==> flow/design.v <==
module ALU(a,b,cmd,res);
input [15:0] a,b;
input [2:0] cmd;
output [15:0] res;
assign res = (cmd==0) ? a+b : 
					(cmd==1) ? a-b : 
					(cmd==2) ? a&b : 
					(cmd==3) ? a|b : 
					(cmd==4) ? a^b : 
					(cmd==5) ? a << b : 
					(cmd==6) ? a >> b : 
					a >>> b;
endmodule
module MUX(sel,a,b,out);
parameter n=16;
input sel;
input [n-1:0] a,b;
output [n-1:0] out;
assign out = sel?b:a;
endmodule
module MUX2(sel,a,b,c,out);
parameter n=16;
input [1:0]sel;
input [n-1:0] a,b,c;
output [n-1:0] out;
assign out = sel==0?a:sel==1?b:c;
endmodule
module adder(a,b,result);
input[15:0] a,b;
output [15:0] result;
assign result = a+b;
endmodule
module sign_extend(in,out);
input [5:0] in;
output [15:0] out;
assign out= {{10{in[5]}},in};
endmodule
module controller(opcode,alu_com,w_en,pc_sel,reg1_data,reg2sel,alu_src,mem_write_en,mem_to_reg);
input [3:0] opcode;
input [15:0] reg1_data;
output reg w_en;
output pc_sel,reg2sel,alu_src,mem_write_en,mem_to_reg;
output reg [2:0] alu_com;
assign pc_sel= (opcode==4'b1100 &&reg1_data==0)?1:0;
assign reg2sel = (opcode==11)?1:0;
assign alu_src = (opcode>=9 && opcode <=11)?1:0;
assign mem_write_en = (opcode==11)?1:0;
assign mem_to_reg = (opcode==10)?0:1;
always@(opcode)begin
	case(opcode)
		1: alu_com=0;
		2: alu_com=1;
		3: alu_com=2;
		4: alu_com=3;
		5: alu_com=4;
		6: alu_com=5;
		7: alu_com=6;
		8: alu_com=7;
		9: alu_com=0;
		10: alu_com=0;
		11: alu_com=0;
		default: alu_com=0;
	endcase
	if(opcode>=1 && opcode <=10)
		w_en=1'b1;
	else
		w_en=1'b0;
end
endmodule
module hazard_detection(opcode,r1_decode,r2_decode,w_decode,w_exec,w_mem,w_wb,stall);
input [2:0] r1_decode,r2_decode,w_decode,w_exec,w_mem,w_wb;
input [3:0] opcode;
output stall;
assign stall = ( opcode >=1 && opcode <= 8)?
				(((r1_decode!=0) &&(r1_decode == w_exec || r1_decode==w_mem || r1_decode == w_wb))||
				((r2_decode!=0)&&( r2_decode == w_exec || r2_decode==w_mem || r2_decode == w_wb))?1:0):
				(( opcode== 9 || opcode==12|| opcode==10)?(((r1_decode!=0)&&(r1_decode == w_exec || r1_decode==w_mem || r1_decode == w_wb))?1:0):
				(( opcode == 11)?((((w_decode!=0)&&(w_decode == w_exec || w_decode==w_mem || w_decode == w_wb))||((r1_decode!=0)&&(r1_decode == w_exec || r1_decode==w_mem || r1_decode == w_wb)))?1:0):0));
endmodule
module forwardingUnit(forward_en,wb_mem,wb_wb,mem_reg,reg1,reg2,wb_reg,
									ex_opcode,mem_opcode,ALUsel1,ALUsel2,stall);
input forward_en,wb_mem,wb_wb;
input[2:0] mem_reg,wb_reg,reg1,reg2;
input [3:0] ex_opcode,mem_opcode;
output[1:0] ALUsel1,ALUsel2;
output stall;
assign ALUsel1 = (forward_en==0)?0: (((reg1!=0)&& (reg1==mem_reg))?1:(((reg1!=0)&&(reg1==wb_reg))?2:0))	;
assign ALUsel2 = (forward_en==0)?0: ( ((ex_opcode>=1 && ex_opcode<=8)||ex_opcode==11)?(((reg2!=0)&& (reg2==mem_reg&&wb_mem==1))?1:((reg2!=0)&&(reg2==wb_reg&&wb_wb==1))?2:0):0);
assign stall = (forward_en==0)?0: (((ex_opcode==10&&mem_opcode==11)||(mem_opcode==10)||(ex_opcode==10&&mem_opcode==10))&&(ALUsel1!=0||ALUsel2!=0))?1:0;	
endmodule
module pc(clk,rst,load,in,out);
input clk,rst,load;
input [15:0] in;
output [15:0]out;
reg [15:0] counter;
always@(posedge clk,posedge rst)begin
	if(rst)begin
		counter<=0;
	end
	else if(load) begin
		counter<=in;
	end
end
assign out = counter;
endmodule
module register(clk,rst,en,in,out);
parameter n=16;
input [n-1:0] in;
input clk,rst,en;
output reg [n-1:0] out;
always@(posedge clk,posedge rst) begin
	if(rst) out<=0;
	else if(en)
		out<=in;
end
endmodule
module fetch_id_reg(clk,rst,en,inst_out,inst_out_reg);
input [15:0] inst_out;
input clk,rst,en;
output reg [15:0] inst_out_reg;
always@(posedge clk,posedge rst)begin
 if(rst) inst_out_reg<=0;
 else if(en)
	inst_out_reg<=inst_out;
end
endmodule
module registerFile(clk,rst,rg_wrt_enable,rg_wrt_dest,rg_wrt_data,
		rg_rd_add1,rg_rd_data1,rg_rd_add2,rg_rd_data2,monitor_addr,monitor_data);
input clk,rst;
integer i;
input rg_wrt_enable;
input [2:0] rg_wrt_dest;
input [15:0] rg_wrt_data;
input [2:0] rg_rd_add1,monitor_addr;
output [15:0] rg_rd_data1;
input [2:0] rg_rd_add2;
output [15:0] rg_rd_data2,monitor_data;
reg [15:0] registers [7:0];
assign rg_rd_data1 = registers[rg_rd_add1];
assign rg_rd_data2 = registers[rg_rd_add2];
assign monitor_data = registers[monitor_addr];
always@(negedge clk)begin
	if(rst) begin
		registers [0] <= 0;
		registers [1] <= 0;
		registers [2] <= 0;
		registers [3] <= 0;
		registers [4] <= 0;
		registers [5] <= 0;
		registers [6] <= 0;
		registers [7] <= 0;
	end
	else if(rg_wrt_enable)begin
		registers[rg_wrt_dest] <= rg_wrt_data;
	end
	registers[0] <= 0;
end
endmodule
module mips16(clk,rst,imem_addr,imem_rdata,dmem_addr,dmem_wdata,dmem_we,dmem_rdata,dbg_raddr,dbg_rdata);
defparam id_ex.n=68;
defparam ex_mem.n=42;
defparam mem_wb.n=37;
input clk,rst;
output [15:0] imem_addr;
input [15:0] imem_rdata;
output [15:0] dmem_addr,dmem_wdata;
output dmem_we;
input [15:0] dmem_rdata;
input [2:0] dbg_raddr;
output [15:0] dbg_rdata;
wire pc_sel,reg2sel,alu_src,mem_write_en,mem_to_reg,enable2,enableBase;
wire [15:0] out_src1,out_src2,pc_out,pc_in,adder_out,sign_ex_out,branch_offset,monitor_regFile,aluIn2,mem_out,write_back_data;
wire [15:0] inst_out,inst_out_reg,rg_rd_data1,rg_rd_data2,alu_out,rg_wrt_data,branch_stall;
wire [2:0] alu_com,rg_wrt_dest,reg2src;
wire [67:0] id_ex_reg_out,id_ex_input,id_ex_next;
wire [41:0] ex_mem_reg_out,ex_mem_input;
wire [36:0] mem_wb_reg_out;
wire [1:0] ALUsel1,ALUsel2;
wire w_en,rg_wrt_enable,stall,reg_enable,memory_stall,forward_en,branch_hazard;
wire ready = 1'b0;
sign_extend ex(inst_out_reg[5:0],sign_ex_out);
adder add_offset(sign_ex_out,pc_out,branch_offset);
adder add1(16'd1,pc_out,adder_out);
MUX pc_mux(pc_sel,adder_out,branch_offset,pc_in);
pc p1(clk,rst,enableBase,pc_in,pc_out);
assign imem_addr = pc_out;
assign inst_out = imem_rdata;
assign branch_stall=inst_out& {16{~pc_sel}};
fetch_id_reg fe_id_reg(clk,rst,enableBase,branch_stall,inst_out_reg);
controller control(inst_out_reg[15:12],alu_com,w_en,pc_sel,rg_rd_data1,reg2sel,alu_src,mem_write_en,mem_to_reg);
hazard_detection hazard_detect(inst_out_reg[15:12],inst_out_reg[8:6],inst_out_reg[5:3],
								inst_out_reg[11:9],id_ex_reg_out[37:35],ex_mem_reg_out[2:0],mem_wb_reg_out[2:0],stall);
MUX #(3) reg2mux(reg2sel,inst_out_reg[5:3],inst_out_reg[11:9],reg2src);
registerFile regFile(clk,rst,rg_wrt_enable,rg_wrt_dest,rg_wrt_data,inst_out_reg[8:6],
				rg_rd_data1,reg2src,rg_rd_data2,dbg_raddr,monitor_regFile);
assign dbg_rdata = monitor_regFile;
assign id_ex_input = {inst_out_reg[15:12],inst_out_reg[8:6],reg2src,mem_to_reg,mem_write_en,alu_src,sign_ex_out,w_en,inst_out_reg[11:9],alu_com,rg_rd_data1,rg_rd_data2};
assign id_ex_next = memory_stall ? {id_ex_reg_out[67:32],out_src1,out_src2} : id_ex_input&{68{reg_enable}};
register id_ex(clk,rst,~ready,id_ex_next,id_ex_reg_out);
forwardingUnit fw(forward_en,ex_mem_reg_out[3],mem_wb_reg_out[3],ex_mem_reg_out[2:0]&{3{ex_mem_reg_out[3]}},id_ex_reg_out[63:61],id_ex_reg_out[60:58],mem_wb_reg_out[2:0]&{3{mem_wb_reg_out[3]}},
									id_ex_reg_out[67:64],ex_mem_reg_out[41:38],ALUsel1,ALUsel2,memory_stall);
MUX2 src2(ALUsel2,id_ex_reg_out[15:0],ex_mem_reg_out[19:4],write_back_data,out_src2);
MUX aluMux(id_ex_reg_out[55],out_src2,id_ex_reg_out[54:39],aluIn2);
MUX2 src1(ALUsel1,id_ex_reg_out[31:16],ex_mem_reg_out[19:4],write_back_data,out_src1);
ALU alu(out_src1,aluIn2,id_ex_reg_out[34:32],alu_out);
assign ex_mem_input = {id_ex_reg_out[67:64],id_ex_reg_out[57:56],out_src2,alu_out,id_ex_reg_out[38],id_ex_reg_out[37:35]};
register ex_mem(clk,rst,~ready,ex_mem_input&{42{~memory_stall}},ex_mem_reg_out);
assign dmem_addr = ex_mem_reg_out[19:4];
assign dmem_wdata = ex_mem_reg_out[35:20];
assign dmem_we = ex_mem_reg_out[36];
assign mem_out = dmem_rdata;
register mem_wb(clk,rst,1'b1,{ex_mem_reg_out[37],mem_out,ex_mem_reg_out[19:0]}&{37{~ready}},mem_wb_reg_out);
MUX wb_mux(mem_wb_reg_out[36],mem_wb_reg_out[35:20],mem_wb_reg_out[19:4],write_back_data);
assign rg_wrt_enable=mem_wb_reg_out[3];
assign rg_wrt_dest = mem_wb_reg_out[2:0];
assign rg_wrt_data = write_back_data;
assign forward_en = 1'b1;
assign branch_hazard = stall & (inst_out_reg[15:12]==4'd12);
assign reg_enable = ~branch_hazard;
assign enable2 = (forward_en==1&&memory_stall==1)?0:1;
assign enableBase = enable2 & reg_enable & ~ready;
endmodule
-- From RTL to reports: mips16
Tool output for the design above before and after an edit, in the order of the flow.
"before" refers to lines of the RTL above, "after" to lines of the edited file.
"difference" is "after" less "before", of the values as shown.
Operators carry their Yosys type and port widths (W data, S select, Z words).
Cell names lack the library's common part.
A cell with - has no value.
- design top: mips16
- clock: clk
- library: sky130hd
- corner: tt_025C_1v80

-- Diff
Unified diff, file above to edited file.
A script made this edit. It changes what the design does and was not meant as an optimisation.
begin of diff
@@ -136,5 +136,5 @@
 input [2:0] rg_rd_add2;
 output [15:0] rg_rd_data2,monitor_data;
-reg [15:0] registers [7:0];
+reg [11:0] registers [7:0];
 assign rg_rd_data1 = registers[rg_rd_add1];
 assign rg_rd_data2 = registers[rg_rd_add2];
end of diff

-- Word level
Counts by Yosys on the flattened word-level netlist (proc, flatten, opt, wreduce; memories kept). Register bits leave out memories and registers merged into their read ports (data or address); mux counts leave out enables and synchronous resets folded into registers. Print and check cells are left out. Cells with the same type and inputs are merged into one.
Memory sizes are those after Yosys's memory passes, which may raise the word count (mostly to a power of two), join words into wider ones and drop unused or constant bits.
- word-level totals (element ; before ; after ; difference):
    register bits ; 179 ; 179 ; 0
    memory bits (writable) ; 128 ; 96 ; -32
    memory bits (read-only) ; 48 ; 48 ; 0
    memories ; 2 ; 2 ; 0
    bits of input ports ; 37 ; 37 ; 0
    output and inout port bits ; 65 ; 65 ; 0
    elaborated cells ; 151 ; 151 ; 0
- cells by class (element ; before ; after ; difference):
    add/subtract/negate cells ; 4 ; 4 ; 0
    $lt $le $gt $ge ; 7 ; 7 ; 0
    equal/unequal tests ; 30 ; 30 ; 0
    shifts and indexed selects ; 3 ; 3 ; 0
    mux-type cells ; 41 ; 41 ; 0
    bitwise operators ; 16 ; 16 ; 0
    reduce/logical cells ; 42 ; 42 ; 0
- operator list (operator ; before ; after ; difference):
    $mux W16 ; 16 ; 14 ; -2
    $mux W12 ; 0 ; 2 ; +2
Operator kinds equal on both sides are left out: 35.

-- Logic depth
Yosys ltp: most cells in a row. Word level: on the elaborated netlist, between registers, memories and ports. Mapped: between sequential cells and ports; inverters and the memories' decode and read muxes count.
- logic depth (element ; before ; after ; difference):
    depth after elaboration ; 20 ; 20 ; 0
    ABC_AREA ; 0 ; 0 ; -
    mapped depth ; 24 ; 22 ; -2

-- After synthesis
The flow's flattened synthesis, as Yosys stat reports it; memories are mapped. The netlist is that of the ABC_AREA named above (0 if unset); the other value can give another one.
- cell types (cell ; before ; after ; difference):
    nor2_1 ; 209 ; 181 ; -28
    edfxtp_1 ; 112 ; 84 ; -28
    mux4_2 ; 96 ; 73 ; -23
    o22ai_1 ; 53 ; 31 ; -22
    o211ai_1 ; 21 ; 7 ; -14
    buf_2 ; 33 ; 20 ; -13
    a31oi_1 ; 24 ; 11 ; -13
    a22o_1 ; 2 ; 15 ; +13
    mux2i_1 ; 94 ; 106 ; +12
    o21ai_0 ; 107 ; 118 ; +11
    a22oi_1 ; 15 ; 4 ; -11
    and2_1 ; 26 ; 17 ; -9
    and3_1 ; 3 ; 12 ; +9
    xor2_1 ; 23 ; 15 ; -8
    o221ai_1 ; 4 ; 12 ; +8
    nand4_1 ; 19 ; 12 ; -7
    or2_2 ; 8 ; 1 ; -7
    a311oi_1 ; 1 ; 8 ; +7
Cell types equal on both sides are left out: 19.
Not every row of either side is listed.
- synthesis totals (element ; before ; after ; difference):
    cell count ; 1919 ; 1745 ; -174
    synthesis area (µm²) ; 19612.6 ; 17541.8 ; -2070.8
    area of sequential cells (µm²) ; 7912.6 ; 6991.7 ; -920.9
    flip-flop cells ; 297 ; 265 ; -32
    buffer cells ; 169 ; 157 ; -12
The figures by module come from a second, unflattened synthesis with its own total; it is not the netlist above.
- unflattened totals (element ; before ; after ; difference):
    cells (unflattened synthesis) ; 2178 ; 2079 ; -99
    area (unflattened synthesis) (µm²) ; 24855.1 ; 23053.4 ; -1801.7
Each row is one instance without its submodules.
- by module, before (module ; instances ; cells ; area (µm²) ; sequential area (µm²)):
    registerFile ; 1 ; 468 ; 7718.7 ; 3683.5
    ALU ; 1 ; 587 ; 4022.6 ; 0.0
    register #(n=68) ; 1 ; 145 ; 2618.8 ; 1701.6
    mips16 ; 1 ; 233 ; 1886.8 ; 0.0
    register #(n=42) ; 1 ; 90 ; 1769.2 ; 1051.0
    register #(n=37) ; 1 ; 79 ; 1530.2 ; 925.9
    adder ; 2 ; 98 ; 747.0 ; 0.0
    MUX ; 3 ; 18 ; 249.0 ; 0.0
    MUX2 ; 2 ; 53 ; 344.1 ; 0.0
    fetch_id_reg ; 1 ; 35 ; 653.1 ; 400.4
    pc ; 1 ; 35 ; 653.1 ; 400.4
    hazard_detection ; 1 ; 58 ; 409.1 ; 0.0
    forwardingUnit ; 1 ; 39 ; 286.5 ; 0.0
    controller ; 1 ; 34 ; 224.0 ; 0.0
before: Further modules, not shown: 2.
- by module, after (module ; instances ; cells ; area (µm²) ; sequential area (µm²)):
    registerFile ; 1 ; 369 ; 5916.9 ; 2762.6
    ALU ; 1 ; 587 ; 4022.6 ; 0.0
    register #(n=68) ; 1 ; 145 ; 2618.8 ; 1701.6
    mips16 ; 1 ; 233 ; 1886.8 ; 0.0
    register #(n=42) ; 1 ; 90 ; 1769.2 ; 1051.0
    register #(n=37) ; 1 ; 79 ; 1530.2 ; 925.9
    adder ; 2 ; 98 ; 747.0 ; 0.0
    MUX ; 3 ; 18 ; 249.0 ; 0.0
    MUX2 ; 2 ; 53 ; 344.1 ; 0.0
    fetch_id_reg ; 1 ; 35 ; 653.1 ; 400.4
    pc ; 1 ; 35 ; 653.1 ; 400.4
    hazard_detection ; 1 ; 58 ; 409.1 ; 0.0
    forwardingUnit ; 1 ; 39 ; 286.5 ; 0.0
    controller ; 1 ; 34 ; 224.0 ; 0.0
after: Further modules, not shown: 2.

-- Measured runs
Runs of the flow (Yosys, OpenROAD) on both versions; the two runs of a pair have the same settings. The constraints put input and output delay at 20% of the set period each and load the outputs with 0.01 pF.
Flow settings, pair 1:
- CORE_UTILIZATION at 40
- period_ns at 10.8
- CAP_MARGIN: 20
- CORE_MARGIN at 2
- noted SLEW_MARGIN: 20
- measured results, pair 1 (element ; before ; after ; difference):
    Yosys chip area after synthesis (µm²) ; 19612.6 ; 17541.8 ; -2070.8
    die size (µm²) ; 50818.7 ; 45546.0 ; -5272.7
    standard-cell area after routing (µm²) ; 22801.9 ; 20239.4 ; -2562.5
    post-layout utilization ; 0.469 ; 0.469 ; 0.000
    worst slack on setup checks (ns) ; 0.483 ; 0.714 ; +0.231
    total negative slack on setup checks (ns) ; 0.000 ; 0.000 ; 0.000
    post-route worst hold slack (ns) ; 0.376 ; 0.349 ; -0.027
    total power after layout (mW) ; 8.578 ; 7.247 ; -1.331
Flow settings, pair 2:
- ABC_AREA: 1
- CAP_MARGIN: 20
- CORE_ASPECT_RATIO: 1.53
- CORE_MARGIN at 5
- CORE_UTILIZATION at 17
- CTS_CLUSTER_DIAMETER at 347
- GPL_ROUTABILITY_DRIVEN at 0
- noted GPL_TIMING_DRIVEN: 0
- noted SETUP_SLACK_MARGIN: 2.82
- period_ns at 10.5
- noted SLEW_MARGIN: 20
- measured results, pair 2 (element ; before ; after ; difference):
    Yosys chip area after synthesis (µm²) ; 19787.7 ; 18087.3 ; -1700.4
    die size (µm²) ; 123476.0 ; 113167.0 ; -10309.0
    standard-cell area after routing (µm²) ; 27279.9 ; 24888.9 ; -2391.0
    post-layout utilization ; 0.236 ; 0.235 ; -0.001
    worst slack on setup checks (ns) ; 1.002 ; 1.086 ; +0.084
    total negative slack on setup checks (ns) ; 0.000 ; 0.000 ; 0.000
    post-route worst hold slack (ns) ; 0.367 ; 0.347 ; -0.020
"total power after layout" is the tool's figure for a default switching activity; nothing was simulated.
